==> flow/design.v <==
module fifo_simple #(
  parameter DP = 32,
  parameter DW = 24,
  parameter CUT_READY = 1,
  parameter ZEROOUT_WHENEMPTY = 0
) (
  input               clk,
  input               rst_n,
  input               w_req,
  output              unfull,
  input  [DW-1:0]     data_i,
  input               r_req,
  output              unempty,
  output [DW-1:0]     data_o
);
localparam AW = $clog2(DP);
reg [DW-1:0] mem [0:DP-1];
reg [AW-1:0] wptr;
reg [AW-1:0] rptr;
reg [AW:0]   cnt;
wire do_w = w_req & unfull;
wire do_r = r_req & unempty;
assign unfull  = (cnt != DP);
assign unempty = (cnt != 0);
assign data_o  = (ZEROOUT_WHENEMPTY != 0 && !unempty) ? {DW{1'b0}} : mem[rptr];
always @(posedge clk) begin
  if (do_w)
    mem[wptr] <= data_i;
end
always @(posedge clk) begin
  if (!rst_n) begin
    wptr <= 0;
    rptr <= 0;
    cnt  <= 0;
  end else begin
    if (do_w)
      wptr <= (wptr == DP-1) ? {AW{1'b0}} : wptr + 1'b1;
    if (do_r)
      rptr <= (rptr == DP-1) ? {AW{1'b0}} : rptr + 1'b1;
    case ({do_w, do_r})
      2'b10: cnt <= cnt + 1'b1;
      2'b01: cnt <= cnt - 1'b1;
      default: cnt <= cnt;
    endcase
  end
end
endmodule
module axis_1553_decoder #(
    parameter clock_speed = 20000000,
    parameter sample_rate = 2000000,
    parameter bit_slice_offset = 0,
    parameter invert_data = 0,
    parameter sample_select = 0
  ) 
  (
    input   aclk,
    input   arstn,
    input   parity_set,  
    output reg  [15:0]  m_axis_tdata,
    output reg          m_axis_tvalid,
    output reg  [7:0]   m_axis_tuser,
    input               m_axis_tready,
    input       [1:0]   diff
  );
    localparam integer base_1553_clock_rate = 1000000;
    localparam integer samples_per_mhz = sample_rate / base_1553_clock_rate;
    localparam integer cycles_per_mhz = clock_speed / base_1553_clock_rate;
    localparam integer delay_time = cycles_per_mhz * 4;
    localparam integer samples_to_skip = ((cycles_per_mhz > samples_per_mhz) ? cycles_per_mhz / samples_per_mhz : 0);
    localparam integer round_sample_select = ((sample_select == 0) ? samples_to_skip/2 : sample_select % samples_to_skip);
    localparam integer bit_rate_per_mhz = samples_per_mhz;
    localparam integer round_bit_slice_offset = ((cycles_per_mhz > samples_per_mhz) ? ((bit_slice_offset == 0) ? bit_rate_per_mhz/4 : bit_slice_offset % bit_rate_per_mhz) : 0);
    localparam integer sync_pulse_len = bit_rate_per_mhz * 3;
    localparam integer bits_per_trans = 20;
    localparam integer synth_bits_per_trans = (bits_per_trans*bit_rate_per_mhz);
    localparam diff_wait    = 5'h01;
    localparam data_cap     = 5'h03;
    localparam data_reduce  = 5'h07;
    localparam parity_gen   = 5'h0F;
    localparam trans        = 5'h1F;
    localparam error        = 5'h00;
    localparam [sync_pulse_len-1:0]sync_cmd_stat = {{sync_pulse_len/2{1'b0}}, {sync_pulse_len/2{1'b1}}};
    localparam [sync_pulse_len-1:0]sync_data     = {{sync_pulse_len/2{1'b1}}, {sync_pulse_len/2{1'b0}}};
    localparam cmd_data = 3'b010;
    localparam cmd_cmnd = 3'b100;
    localparam [(bit_rate_per_mhz)-1:0]bit_pattern = {{bit_rate_per_mhz/2{1'b1}}, {bit_rate_per_mhz/2{1'b0}}};
    localparam [synth_bits_per_trans-1:0]synth_clk = {bits_per_trans{bit_pattern}};
    integer bit_slice_index;
    reg [synth_bits_per_trans-1:0] reg_data;
    reg parity_bit;
    reg delay_bit;
    reg [4:0]  state;
    reg [15:0] data;
    reg [7:0]  cmd;
    reg [1:0]  p_diff;
    reg [clogb2(samples_to_skip):0]        skip_counter;
    reg [clogb2(delay_time)-1:0]           pause_counter;
    reg [clogb2(synth_bits_per_trans)-1:0] trans_counter;
    always @(posedge aclk) begin
      if(arstn == 1'b0) begin
        pause_counter <= delay_time-1;
      end else begin
        case (state)
          data_cap, diff_wait: begin
            pause_counter <= delay_time-1;
            if(diff[0] == diff[1]) begin
              pause_counter <= pause_counter - 1;
              if(pause_counter == 0) begin
                pause_counter <= 0;
              end
            end
          end
          default:
            pause_counter <= delay_time-1;
        endcase
      end
    end
    always @(posedge aclk) begin
      if(arstn == 1'b0) begin
        m_axis_tdata  <= 0;
        m_axis_tvalid <= 0;
        m_axis_tuser  <= 0;
      end else begin
        m_axis_tdata <= m_axis_tdata;
        m_axis_tvalid<= m_axis_tvalid;
        m_axis_tuser <= m_axis_tuser;
        case (state)
                  trans: begin
            m_axis_tdata  <= data;
            m_axis_tuser  <= cmd;
            m_axis_tvalid <= 1'b1;
          end
                          default: begin
            if(m_axis_tready == 1'b1) begin
              m_axis_tdata  <= 0;
              m_axis_tvalid <= 0;
              m_axis_tuser  <= 0;
            end
          end
          endcase
      end
    end
    always @(posedge aclk) begin
      if(arstn == 1'b0) begin
        state           <= error;
        data            <= 0;
        cmd             <= 0;
        parity_bit      <= 0;
        delay_bit       <= 0;
            end else begin
        case (state)
          diff_wait: begin
            state <= diff_wait;
            cmd           <= 0;
            data          <= 0;
            parity_bit    <= 0;
            delay_bit     <= 0;
            if(pause_counter == 0) begin
              delay_bit <= 1'b1;
            end
            if((diff[0] ^ diff[1]) && (skip_counter == 0)) begin
              state <= data_cap;
            end
          end
          data_cap: begin
            state <= data_cap;
                                if(trans_counter == 0) begin
              if(reg_data[synth_bits_per_trans-1:synth_bits_per_trans-sync_pulse_len] == sync_cmd_stat) begin
                state <= data_reduce;
                cmd[7:5] <= cmd_cmnd;
              end
              if(reg_data[synth_bits_per_trans-1:synth_bits_per_trans-sync_pulse_len] == sync_data) begin
                state <= data_reduce;
                cmd[7:5] <= cmd_data;
              end
            end
                      if(pause_counter == 0) begin
              state <= diff_wait;
              cmd   <= 0;
            end
          end
          data_reduce: begin
            state <= parity_gen;
            for(bit_slice_index = 0; bit_slice_index < 16; bit_slice_index = bit_slice_index + 1) begin
              data[bit_slice_index] <= (invert_data > 0 ? ~reg_data[bit_rate_per_mhz*(bit_slice_index+1)+round_bit_slice_offset] : reg_data[bit_rate_per_mhz*(bit_slice_index+1)+round_bit_slice_offset]);
            end
            parity_bit <= (invert_data > 0 ? ~reg_data[round_bit_slice_offset] : reg_data[round_bit_slice_offset]);
            cmd[1] <= (invert_data > 0 ? 1'b1 : 1'b0);
            cmd[2] <= delay_bit;
          end
          parity_gen: begin
            state <= trans;
            cmd[0] <= ~(~(^data) ^ parity_bit ^ parity_set);
          end
          trans:
            state <= diff_wait;
          default:
            state <= diff_wait;
        endcase
      end
    end
    always @(posedge aclk) begin
      if(arstn == 1'b0) begin
        p_diff        <= 2'b11;
        skip_counter  <= 0;
      end else begin
        p_diff <= diff;
        case (state)
          diff_wait, data_cap: begin
            skip_counter <= (samples_to_skip == 0 ? 0 : (skip_counter + 1) % samples_to_skip);          if((state == diff_wait) && (diff[0] == diff[1])) begin
              skip_counter <= skip_counter;
            end
            if((pause_counter == 0) && (diff[0] == diff[1])) begin
              skip_counter <= 0;
            end
            if((p_diff[0] == 0) && (diff[0] == 1)) begin
              skip_counter <= 0;
            end
            if((p_diff[1] == 0) && (diff[1] == 1)) begin
              skip_counter <= 0;
            end
          end
          error: begin
            p_diff        <= 2'b11;
            skip_counter  <= 0;
          end
          default: begin
            skip_counter <= (samples_to_skip == 0 ? 0 : (skip_counter + 1) % samples_to_skip);
          end
        endcase
      end
    end
      always @(posedge aclk) begin
      if(arstn == 1'b0) begin
        reg_data      <= synth_clk;
        trans_counter <= synth_bits_per_trans-1;
      end else begin
        case (state)
                  data_cap: begin
            if(skip_counter == round_sample_select) begin
              reg_data <= {reg_data[synth_bits_per_trans-2:0], p_diff[0]};
              trans_counter <= trans_counter - 1;
            end
            if((pause_counter == 0) && (diff[0] == diff[1])) begin
              reg_data <= synth_clk;
            end
            if(trans_counter == 0) begin
              trans_counter <= 0;
            end
          end
          trans: begin
            reg_data      <= synth_clk;
            trans_counter <= synth_bits_per_trans-1;
          end
          error: begin
            reg_data      <= synth_clk;
            trans_counter <= synth_bits_per_trans-1;
          end
          default: begin
            trans_counter <= synth_bits_per_trans-1;
          end
        endcase
      end
    end
    function integer clogb2;
      input [31:0] value;
      begin
          value = value - 1;
          for (clogb2 = 0; value > 0; clogb2 = clogb2 + 1) begin
              value = value >> 1;
          end
      end
    endfunction
endmodule
module axis_1553_encoder #(
    parameter clock_speed = 2000000,
    parameter sample_rate = 2000000
) 
(
    input aclk,
    input arstn,
    input parity_set,  
    input   [15:0]  s_axis_tdata,
    input           s_axis_tvalid,
    input   [7:0]   s_axis_tuser,
    output          s_axis_tready,
    output  reg [1:0]   diff,
    output  reg         en_diff
);
    localparam integer base_1553_clock_rate = 1000000;
    localparam integer samples_per_mhz = sample_rate / base_1553_clock_rate;
    localparam integer cycles_per_mhz = clock_speed / base_1553_clock_rate;
    localparam integer samples_to_skip = ((cycles_per_mhz > samples_per_mhz) ? cycles_per_mhz / samples_per_mhz - 1 : 0); 
    localparam integer bit_rate_per_mhz = samples_per_mhz;
    localparam integer delay_time = cycles_per_mhz * 4;
    localparam integer sync_pulse_len = bit_rate_per_mhz * 3;
    localparam integer bits_per_trans = 20;
    localparam integer synth_bits_per_trans = (bits_per_trans*bit_rate_per_mhz);
    localparam [(bit_rate_per_mhz)-1:0]bit_pattern = {{bit_rate_per_mhz/2{1'b1}}, {bit_rate_per_mhz/2{1'b0}}};
    localparam [synth_bits_per_trans-1:0]synth_clk = {bits_per_trans{bit_pattern}};
    localparam data_cap     = 3'd1;
    localparam data_invert  = 3'd2;
    localparam parity_gen   = 3'd3;
    localparam process_data = 4;
    localparam pause_ck     = 3'd5;
    localparam trans        = 3'd6;
    localparam error        = 3'd0;
    localparam [sync_pulse_len-1:0]sync_cmd_stat = {{sync_pulse_len/2{1'b0}}, {sync_pulse_len/2{1'b1}}};
    localparam [sync_pulse_len-1:0]sync_data     = {{sync_pulse_len/2{1'b1}}, {sync_pulse_len/2{1'b0}}};
    localparam cmd_data = 3'b010;
    localparam cmd_cmnd = 3'b100;
    localparam enable_diff_output = 1'b1;
    integer xor_index;
    integer cycle_index;
    reg [synth_bits_per_trans-1:0]reg_data;
    reg parity_bit;
    reg [2:0]  state;
    reg [15:0] data;
    reg [15:0] r_data;
    reg [7:0]  cmd;
    reg [clogb2(samples_to_skip):0]         skip_counter;
    reg [clogb2(delay_time)-1:0]            pause_counter;
    reg [clogb2(synth_bits_per_trans)-1:0]  trans_counter;
    reg [clogb2(synth_bits_per_trans)-1:0]  prev_trans_counter;
    assign s_axis_tready = (state == data_cap ? arstn : 0);
    always @(posedge aclk) begin
      if(arstn == 1'b0) begin
        pause_counter <= delay_time-1;
      end else begin
        case (state)
          trans:
            pause_counter <= delay_time-1;
          default: begin
            pause_counter <= pause_counter - 1;
            if(pause_counter == 0) begin
              pause_counter <= 0;
            end
          end
        endcase
      end
    end
    always @(posedge aclk) begin
      if(arstn == 1'b0) begin
        data        <= 0;
        cmd         <= 0;
      end else begin
        case (state)
          data_cap: begin
            if(s_axis_tvalid == 1'b1) begin
              data <= s_axis_tdata;
              cmd  <= s_axis_tuser;
            end
          end
          trans: begin
            data <= 0;
            cmd  <= 0;
          end
          default:begin
            data <= data;
            cmd  <= cmd;
          end
        endcase
      end
    end
    always @(posedge aclk) begin
      if(arstn == 1'b0) begin
        state       <= error;
        parity_bit  <= 0;
        reg_data    <= synth_clk;
      end else begin
        case (state)
          data_cap: begin
            state <= data_cap;
            reg_data <= synth_clk;
            parity_bit <= 0;
            r_data     <= 0;
            if(s_axis_tvalid == 1'b1) begin
              state <= data_invert;
            end
          end
          data_invert: begin
            state <= parity_gen;
            r_data <= data;
            if(cmd[1] == 1'b1) begin
              r_data <= ~data;
            end
          end
          parity_gen: begin
            state <= process_data;
            parity_bit <= (^r_data) ^ parity_set;
          end
          process_data: begin
            state <= pause_ck;
            if(cmd[2] == 1'b0) begin
                state <= trans;
            end
            case (cmd[7:5])
              cmd_data:
                reg_data[synth_bits_per_trans-1:synth_bits_per_trans-sync_pulse_len] <= sync_data;
              cmd_cmnd:
                reg_data[synth_bits_per_trans-1:synth_bits_per_trans-sync_pulse_len] <= sync_cmd_stat;
              default:
                reg_data[synth_bits_per_trans-1:synth_bits_per_trans-sync_pulse_len] <= 0;
            endcase
            reg_data[bit_rate_per_mhz-1:0] <= reg_data[bit_rate_per_mhz-1:0] ^ {bit_rate_per_mhz{parity_bit}} ^ {bit_rate_per_mhz{cmd[0]}};
            for(xor_index = 0; xor_index < 16; xor_index = xor_index + 1) begin
              for(cycle_index = (bit_rate_per_mhz*xor_index)+(bit_rate_per_mhz); cycle_index < (bit_rate_per_mhz*xor_index)+(bit_rate_per_mhz*2); cycle_index = cycle_index + 1)
                reg_data[cycle_index] <= reg_data[cycle_index] ^ r_data[xor_index];
            end
          end
          pause_ck: begin
            state <= pause_ck;
            if(pause_counter == 0) begin
              state <= trans;
            end
          end
          trans: begin
            state <= trans;
            if((trans_counter == 0) && (prev_trans_counter == 0) && (skip_counter == samples_to_skip)) begin
              state <= data_cap;
            end
          end
          default:
            state <= data_cap;
        endcase
      end
    end
    always @(posedge aclk) begin
      if(arstn == 1'b0) begin
        diff                <= 0;
        en_diff             <= ~enable_diff_output;
        trans_counter       <= synth_bits_per_trans-1;
        prev_trans_counter  <= synth_bits_per_trans-1;
      end 
      else begin
        prev_trans_counter <= trans_counter;
        case (state)
          trans: begin
            skip_counter <= skip_counter + 1;
            en_diff <= enable_diff_output;
            diff[0] <= reg_data[trans_counter];
            diff[1] <= ~reg_data[trans_counter];
            if(skip_counter == samples_to_skip) begin
              trans_counter <= trans_counter - 1;
              skip_counter <= 0;
            end
                      if(trans_counter == 0) begin
              trans_counter <= 0;
            end
          end
          default: begin
                      diff                <= 0;
            skip_counter        <= 0;
            en_diff             <= ~enable_diff_output;
            trans_counter       <= synth_bits_per_trans-1;
            prev_trans_counter  <= synth_bits_per_trans-1;
          end
          endcase
      end
    end
    function integer clogb2;
      input [31:0] value;
      begin
          value = value - 1;
          for (clogb2 = 0; value > 0; clogb2 = clogb2 + 1) begin
              value = value >> 1;
          end
      end
    endfunction
endmodule
module Core_1553B
(
  input clk,
  input rst_n,
  input parity_set,
  input  r_fifo_rd,
  output r_fifo_unempty,
  output [23:0] r_fifo_data,
  input  w_fifo_wd,
  output w_fifo_unfull,
  input  [23:0] w_fifo_data,
  input  [1:0] rx_1553,
  output [1:0] tx_1553,
  output en_tx_1553
);
wire [15:0]   m1553_decoder_data;
wire          m1553_decoder_valid;
wire [ 7:0]   m1553_decoder_user;
wire          m1553_decoder_ready;
wire [15:0]   m1553_encoder_data;
wire          m1553_encoder_valid;
wire [ 7:0]   m1553_encoder_user;
wire          m1553_encoder_ready;
axis_1553_decoder mil1553_decoder (
  .aclk(clk),
  .arstn(rst_n),
  .parity_set   (parity_set),
  .m_axis_tdata(m1553_decoder_data),
  .m_axis_tvalid(m1553_decoder_valid),
  .m_axis_tuser(m1553_decoder_user),
  .m_axis_tready(m1553_decoder_ready),
  .diff(rx_1553)
);
fifo_simple #(
  .DP           (32),
  .DW           (16+8),
  .CUT_READY    (1),
  .ZEROOUT_WHENEMPTY  (0)
) decoder_fifo (
  .clk        (clk),
  .rst_n      (rst_n),
  .w_req      (m1553_decoder_valid),
  .unfull     (m1553_decoder_ready),
  .data_i     ({m1553_decoder_user, m1553_decoder_data}),
  .r_req      (r_fifo_rd),
  .unempty    (r_fifo_unempty),
  .data_o     (r_fifo_data)
);
axis_1553_encoder mil1553_encoder (
  .aclk(clk),
  .arstn(rst_n),
  .parity_set   (parity_set),
  .s_axis_tdata(m1553_encoder_data),
  .s_axis_tvalid(m1553_encoder_valid),
  .s_axis_tuser(m1553_encoder_user),
  .s_axis_tready(m1553_encoder_ready),
  .diff(tx_1553),
  .en_diff(en_tx_1553)
);
fifo_simple #(
  .DP           (32),
  .DW           (16+8),
  .CUT_READY    (1),
  .ZEROOUT_WHENEMPTY  (0)
) encoder_fifo (
  .clk        (clk),
  .rst_n      (rst_n),
  .w_req      (w_fifo_wd),
  .unfull     (w_fifo_unfull),
  .data_i     (w_fifo_data),
  .r_req      (m1553_encoder_ready),
  .unempty    (m1553_encoder_valid),
  .data_o     ({m1553_encoder_user, m1553_encoder_data})
);
endmodule
module APB_Slave_Interface#(
    parameter DATAWIDTH = 32,
    parameter REGSNUM = 8
)(
    APB_CLK,
    APB_RESETn,
    APB_RDATA,
    APB_READY,
    APB_SLVERR,
    APB_STRB,
    APB_PROT,
    APB_ADDR,
    APB_ENABLE,
    APB_WRITE,
    APB_WDATA,
    APB_SEL,
    RegsDataOut,
    RegsDataIn,
    beWrdOut,
    beReadOut,
    RegsAddrOut
);
function integer clogb2( 
    input integer data
);
begin
    if(data == 0)
        clogb2 = 1;
    else if(data != 0)
        for(clogb2 = 0; data > 0;clogb2 = clogb2 + 1)
            data = data >> 1;
end
endfunction
localparam REGS_ADDRWIDTH = clogb2(REGSNUM-1);
localparam ADDR_LSB = (DATAWIDTH/32) + 1;
localparam APB_STRB_WIDTH = (DATAWIDTH<=32) ? 4 : 8;
input                               APB_CLK;
input                               APB_RESETn;
output       [DATAWIDTH-1 : 0]      APB_RDATA;
output                              APB_READY;
output                              APB_SLVERR;
input wire  [APB_STRB_WIDTH-1 : 0]  APB_STRB;
input wire  [2 : 0]                 APB_PROT;
input wire                          APB_ENABLE;
input wire                          APB_WRITE;
input wire  [DATAWIDTH-1 : 0]       APB_WDATA;
input wire  [DATAWIDTH-1 : 0]       APB_ADDR;
input wire                          APB_SEL;
output wire [DATAWIDTH*REGSNUM-1 : 0]  RegsDataOut;
input wire  [DATAWIDTH*REGSNUM-1 : 0]  RegsDataIn;
output reg                              beWrdOut;
output reg                              beReadOut;
output reg  [REGS_ADDRWIDTH-1 : 0]      RegsAddrOut;
wire        [REGS_ADDRWIDTH-1 : 0]      regsAddr;
assign regsAddr = APB_ADDR[REGS_ADDRWIDTH+ADDR_LSB-1 : ADDR_LSB];
reg [DATAWIDTH-1 : 0] APB_RDATA_R;
reg APB_READY_R;
reg APB_SLVERR_R;
assign APB_RDATA = APB_RDATA_R;
assign APB_READY = APB_READY_R;
assign APB_SLVERR = APB_SLVERR_R;
reg [DATAWIDTH-1 : 0] DeviceRegs [REGSNUM-1 : 0];
wire [DATAWIDTH-1:0] DeviceRegs_r [REGSNUM-1 : 0];
genvar i;
generate
    for(i=0; i<REGSNUM; i = i+1) begin: link_regs
        assign RegsDataOut[(i+1)*DATAWIDTH-1 : i*DATAWIDTH] = DeviceRegs[i];
        assign DeviceRegs_r[i] = RegsDataIn[(i+1)*DATAWIDTH-1 : i*DATAWIDTH];
    end
endgenerate
localparam First  = 2'd0;
localparam Second = 2'd1;
localparam Third  = 2'd2;
reg [1 : 0] APBState;
integer k;
always @(posedge APB_CLK or negedge APB_RESETn )
begin
    if (!APB_RESETn) begin
        APBState <= First;
        APB_RDATA_R <= 0;
        APB_READY_R <= 0;
        APB_SLVERR_R <= 0;
        RegsAddrOut <= 0;
        beWrdOut <= 0;
        beReadOut <= 0;
        for(k=0; k<REGSNUM; k=k+1)begin
            DeviceRegs[k] <= 0;
        end
    end
    else begin
        case(APBState)
            First: begin
                if(APB_SEL && (regsAddr < REGSNUM)) begin
                    RegsAddrOut <= regsAddr;
                    APBState <= Second;
                end
            end
            Second: begin
                if(APB_ENABLE) begin
                    if(APB_WRITE) begin
                        beWrdOut <= 1;
                        DeviceRegs[regsAddr] <= APB_WDATA;
                    end
                    else begin
                        beReadOut <= 1;
                        APB_RDATA_R <= DeviceRegs_r[RegsAddrOut];
                    end
                    APB_READY_R <= 1;
                    APB_SLVERR_R <= 0;
                    APBState <= Third;
                end
            end
            Third: begin
                APB_READY_R <= 0;
                APB_SLVERR_R <= 0;
                beWrdOut <= 0;
                beReadOut <= 0;
                APBState <= First;
            end
            default: APBState <= First;
        endcase
    end
end
endmodule
module Top_1553B_APB
(
  APB_CLK,
  APB_RESETn,
  APB_RDATA,
  APB_READY,
  APB_SLVERR,
  APB_STRB,
  APB_PROT, 
  APB_ADDR,
  APB_ENABLE,
  APB_WRITE,
  APB_WDATA,
  APB_SEL,
  rx0_1553,
  tx0_1553,
  tx0_en,
  rx1_1553,
  tx1_1553,
  tx1_en
);
localparam DATAWIDTH = 32;
localparam APB_STRB_WIDTH = 8;
localparam REGSNUM = 8;
localparam REGS_ADDRWIDTH = 3;
input                               APB_CLK;
input                               APB_RESETn;
output [DATAWIDTH-1 : 0]            APB_RDATA;
output                              APB_READY;
output                              APB_SLVERR;
input  [APB_STRB_WIDTH-1 : 0]       APB_STRB;
input  [2 : 0]                      APB_PROT;
input  [DATAWIDTH-1 : 0]            APB_ADDR;
input                               APB_ENABLE;
input                               APB_WRITE;
input  [DATAWIDTH-1 : 0]            APB_WDATA;
input                               APB_SEL;
input     [1:0] rx0_1553;
output    [1:0] tx0_1553;
output    tx0_en;
input     [1:0] rx1_1553;
output    [1:0] tx1_1553;
output    tx1_en;
wire [DATAWIDTH*REGSNUM-1 : 0]    RegsDataOut;
wire [DATAWIDTH*REGSNUM-1 : 0]    RegsDataIn;
wire                              beWrdOut;
wire                              beReadOut;
wire [REGS_ADDRWIDTH-1 : 0]       RegsAddrOut;
APB_Slave_Interface#(
    .DATAWIDTH  (DATAWIDTH),
    .REGSNUM    (REGSNUM)
)APB_Inter_inst(
    .APB_CLK(APB_CLK),
    .APB_RESETn(APB_RESETn),
    .APB_RDATA(APB_RDATA),
    .APB_READY(APB_READY),
    .APB_SLVERR(APB_SLVERR),
    .APB_STRB(APB_STRB),
    .APB_PROT(APB_PROT), 
    .APB_ADDR(APB_ADDR),
    .APB_ENABLE(APB_ENABLE),
    .APB_WRITE(APB_WRITE),
    .APB_WDATA(APB_WDATA),
    .APB_SEL(APB_SEL),
    .RegsDataOut (RegsDataOut),
    .RegsDataIn  (RegsDataIn),
    .beWrdOut    (beWrdOut),
    .beReadOut   (beReadOut),
    .RegsAddrOut (RegsAddrOut)
);
wire [DATAWIDTH-1:0] rxreg_one_read;
assign RegsDataIn[3*DATAWIDTH-1 : 2*DATAWIDTH]= rxreg_one_read;
wire rxreg_one_read_sel = beReadOut & (RegsAddrOut == 2);
assign rxreg_one_read[30:24] = 0;
wire [DATAWIDTH-1:0] txreg_one_write = RegsDataOut[4*DATAWIDTH-1 : 3*DATAWIDTH];
wire txreg_one_write_sel = beWrdOut & (RegsAddrOut == 3);
wire [DATAWIDTH-1:0] txreg_one_read;
assign RegsDataIn[4*DATAWIDTH-1 : 3*DATAWIDTH] = txreg_one_read;
assign txreg_one_read[31:1] = 0;
assign RegsDataIn[2*DATAWIDTH-1 : 0] = 0;
assign RegsDataIn[DATAWIDTH*REGSNUM-1 : 4*DATAWIDTH] = 0;
assign tx1_1553 = 2'b00;
assign tx1_en = 1'b0;
Core_1553B CoreOne_inst
(
  .clk              (APB_CLK),
  .rst_n            (APB_RESETn),
  .parity_set       (1'b0),
  .r_fifo_rd        (rxreg_one_read_sel),
  .r_fifo_unempty   (rxreg_one_read[31]),
  .r_fifo_data      (rxreg_one_read[23:0]),
  .w_fifo_wd        (txreg_one_write_sel),
  .w_fifo_unfull    (txreg_one_read[0]),
  .w_fifo_data      (txreg_one_write[23:0]),
  .rx_1553          (rx0_1553),
  .tx_1553          (tx0_1553),
  .en_tx_1553       (tx0_en)
);
endmodule
From RTL to reports: Top_1553B_APB
Tool output for the design above, in the order of the flow.
Line numbers count from 1 in the design file above.
Operators carry their Yosys type and port widths (W data, S select, Z words).
Cell names lack the library's common part.
Not given: n/a
- top module: Top_1553B_APB
- clock: APB_CLK
- cell library: sky130hd
- corner: tt_025C_1v80

Word level
Yosys after proc, flatten, opt, wreduce and memory -nomap, before mapping. Print and check cells are not counted.
Yosys's memory passes give these memory sizes; they may raise the number of words (mostly to a power of two), join words into wider ones and drop unused or constant bits.
- register bits: 348
- bits in writable memories at 1536
- noted word width x clocked read ports: 48
- memories: 2
- output and inout port bits at 40
- word-level cells: 367
- memory list (name ; words ; bits a word ; read ports ; write ports ; line ; RTL):
    CoreOne_inst.decoder_fifo.mem ; 32 ; 24 ; 1 ; 1 ; 17 ; reg [DW-1:0] mem [0:DP-1];
    CoreOne_inst.encoder_fifo.mem ; 32 ; 24 ; 1 ; 1 ; 17 ;
- add/subtract/negate cells: 14
- divide/modulo/power cells at 1
- noted $lt $le $gt $ge: 1
- noted equal/unequal tests: 47
- shift-type cells at 1
- noted muxes and demuxes: 134
- bitwise operators at 54
- noted reduce/logical cells: 66
- operators with widths (kind ; number):
    $mod A32 B4 Y32 const B ; 1
    $pmux W1 S2 ; 55
    $pmux W32 S3 ; 1
    $pmux W40 S2 ; 1
    $mux W40 ; 2
    $mux W5 ; 14
    $pmux W16 S2 ; 2
    $mux W16 ; 4
    $mux W24 ; 2
    $pmux W6 S2 ; 4
    $shiftx A40 B6 Y1 ; 1
    $xor A1 B1 Y1 ; 34
    $add A33 B1 Y33 const B ; 1
    $logic_not A33 Y1 ; 1
    $reduce_xor A16 Y1 ; 2
    $mux W3 ; 10
    $reduce_bool A2 Y1 ; 14
    $eq A5 B5 Y1 const B ; 5
    $reduce_and A2 Y1 ; 12
    $eq A3 B3 Y1 const B ; 8
    $sub A6 B1 Y6 const B ; 4
    $mux W8 ; 3
    $mux W6 ; 4
    $add A5 B1 Y5 const B ; 4
    $pmux W5 S4 ; 1
    $eq A3 B2 Y1 const B ; 6
    $logic_not A6 Y1 ; 3
    $pmux W3 S6 ; 1
Other operator kinds: 46; their cells: 118.

Logic depth
Yosys ltp: most cells in a row. Word level: on the elaborated netlist, between registers, memories and ports. Mapped: between sequential cells and ports; inverters and the memories' decode and read muxes count.
- noted depth in word-level cells: 7
- ABC_AREA at 1
- gate-level depth with buffers: 20

Mapped cells and area
The flow's flattened synthesis, as Yosys stat reports it; memories are mapped. The netlist is that of the ABC_AREA named above (0 if unset); the other value can give another one.
Totals and module areas in this step are rounded.
- cell types (cell ; number):
    edfxtp_1 ; 1393
    dfxtp_1 ; 236
    nand2_1 ; 829
    a21oi_1 ; 603
    o21ai_0 ; 420
    mux2i_1 ; 176
    o211ai_1 ; 188
    inv_1 ; 374
    dfrtp_1 ; 51
    nand3_1 ; 245
    nor2_1 ; 237
    clkbuf_1 ; 178
    buf_2 ; 104
    ha_1 ; 39
    o311ai_0 ; 41
    xor2_1 ; 38
    nor3_1 ; 57
    a22oi_1 ; 36
Other cell types: 54; their cells: 411.
- noted cells in the netlist: 5656
- chip area (Yosys) at 68830 µm²
- sequential area: 47860 µm²
- flip-flop cells at 1681

Timing after synthesis
Path of least setup slack by OpenSTA after synthesis, without wires, with an ideal clock, recovery checks aside; 20% of the period is set as input and as output delay. Where synthesis merged equal registers, the netlist keeps one of their names.
- kind: input -> register
- from: input port APB_RESETn
- to: register CoreOne_inst.mil1553_encoder.r_data[0]
- noted period: 10.0 ns
- noted library setup time: 0.411 ns
- launch time at the first pin: 2.000 ns
- noted arrival: 3.782 ns
- required time: 9.589 ns
- noted path slack: 5.807 ns
- delay of the path: 2.193 ns
- stages: 4
- buffers on the path at 2
- noted period reached after synthesis: 4.193 ns
"delay of the path" = arrival - input delay + setup time.
"stages" counts driving pins, that of a launching flip-flop among them; a cell with two outputs on the path counts twice.
"period reached after synthesis" is the clock period less the worst setup slack; recovery checks do not enter. This is arithmetic on one report: input and output delays are still those of the set period (20% each).
The rows between start and end are the longest chain of elaborated cells between them; the timing report does not say that the signal goes this way. Where chains are equally long, one stands for them.
A line is the first line of the expression or statement that the cell stems from. Yosys adds cells for indexed reads and writes and turns some case tables into memories.
At most two assigning lines are given for a register; there are more.
- cell sequence: clkbuf_1 > clkinv_1 > clkbuf_1 > o21ai_0
- noted cells in the longest elaborated chain: 1
- elaborated cells between the ends (all ways): 1
- noted source lines of those cells: 0
- those cells by class: reduce/logical: 1
- ends and longest elaborated chain, post-synthesis (what ; line ; RTL):
    start, declared ; 696 ; input                               APB_RESETn;
    $reduce_and A2 Y1 ; n/a ;
    end, assigned ; 383 ; r_data <= data;
    end, assigned ; 385 ; r_data <= ~data;
    end, declared ; 319 ; reg [15:0] r_data;

Timing after layout
Path of least setup slack in the final report of entry A (OpenROAD, finished layout, wires in). Where an end is a register, its clock arrival counts in the times.
- kind: input -> register
- from: input port rx0_1553[0]
- to: register CoreOne_inst.mil1553_decoder.reg_data[22]
- noted period: 10.0 ns
- noted library setup time: 0.11 ns
- launch time at the first pin: 2.00 ns
- noted arrival: 5.38 ns
- required time: 10.71 ns
- noted path slack: 5.33 ns
- stages: 10
- buffers on the path at 2
The rows between start and end are the longest chain of elaborated cells between them; the timing report does not say that the signal goes this way. Where chains are equally long, one stands for them.
At most two assigning lines are given for a register; there are more.
- cell sequence: clkdlybuf4s50_1 > xor2_1 > inv_1 > nand2_2 > nand3_1 > o21ai_2 > buf_4 > inv_2 > o21ai_0 > a21oi_1
- noted cells in the longest elaborated chain: 4
- elaborated cells between the ends (all ways): 6
- those cells by class: eq/ne: 2; mux: 2; reduce/logical: 2
- ends and longest elaborated chain, after layout (what ; line ; RTL):
    start, declared ; 707 ; input     [1:0] rx0_1553;
    $eq A1 B1 Y1 ; 244 ; if((pause_counter == 0) && (diff[0] == diff[1])) begin
    $logic_and A1 B1 Y1 ; 244 ;
    $mux W40 ; 244 ;
    $pmux W40 S2 ; 238 ; case (state)
    end, assigned ; 235 ; reg_data      <= synth_clk;
    end, assigned ; 241 ; reg_data <= {reg_data[synth_bits_per_trans-2:0], p_diff[0]};
    end, declared ; 89 ; reg [synth_bits_per_trans-1:0] reg_data;

Hand-over note for Top_1553B_APB

Top module Top_1553B_APB; platform sky130hd; tools Yosys and OpenROAD; 3 stored runs in no particular order. Input and output delays are each 20% of the period that was set; the output load is 0.01 pF.
"clock period reached": clock period set for the run, less the worst setup slack. It is reckoned from that one timing run; input and output delays stay at 20% of the period that was set.
"allowed time less slack (worst setup path)" = time allowed to the worst setup path (clock period - input delay - output delay, where it has them) - its slack; a late launch clock adds to it, a late capture clock takes from it.
Results are given in rounded form.

Entry A
Settings were ABC_AREA = 1; CELL_PAD_IN_SITES_DETAIL_PLACEMENT = 2; CORE_ASPECT_RATIO = 1.74; CORE_MARGIN = 5; CORE_UTILIZATION = 49; CTS_CLUSTER_DIAMETER = 262; CTS_CLUSTER_SIZE = 68; GPL_ROUTABILITY_DRIVEN = 0; GPL_TIMING_DRIVEN = 1; HOLD_SLACK_MARGIN = 0.08; MIN_ROUTING_LAYER = met2; PLACE_DENSITY_LB_ADDON = 0.19; SLEW_MARGIN = 40; TNS_END_PERCENT = 50; period_ns = 10.0; CAP_MARGIN = 20
- area of the die at 148,300 µm²
- standard-cell area after routing at 72,840 µm²
- noted the worst setup slack after layout: 5.333 ns
- post-route setup TNS at 0.000 ns
- clock period reached at 4.667 ns
- allowed time less slack (worst setup path) at 2.67 ns
- worst setup path type: input -> register
- area of the synthesized netlist: 68,830 µm²

Entry B
Settings were ABC_AREA = 0; CELL_PAD_IN_SITES_DETAIL_PLACEMENT = 1; CORE_UTILIZATION = 67; CTS_CLUSTER_DIAMETER = 162; GPL_ROUTABILITY_DRIVEN = 1; PLACE_DENSITY = 0.89; SLEW_MARGIN = 5; period_ns = 7.34; CAP_MARGIN = 20; CORE_MARGIN = 2
- stopped before the end: routing reported GRT-0232

Entry C
Settings were CAP_MARGIN = 15; CELL_PAD_IN_SITES_DETAIL_PLACEMENT = 2; CELL_PAD_IN_SITES_GLOBAL_PLACEMENT = 3; CORE_ASPECT_RATIO = 1.24; CORE_MARGIN = 4; CORE_UTILIZATION = 22; PLACE_DENSITY = 0.85; SETUP_SLACK_MARGIN = 0.65; TNS_END_PERCENT = 95; period_ns = 2.47; SLEW_MARGIN = 20
- area of the die at 308,200 µm²
- standard-cell area after routing at 83,140 µm²
- noted the worst setup slack after layout: -0.486 ns
- post-route setup TNS at -182.9 ns
- clock period reached at 2.956 ns
- allowed time less slack (worst setup path) at 2.96 ns
- worst setup path type: register -> register
- area of the synthesized netlist: 65,850 µm²

End of note.
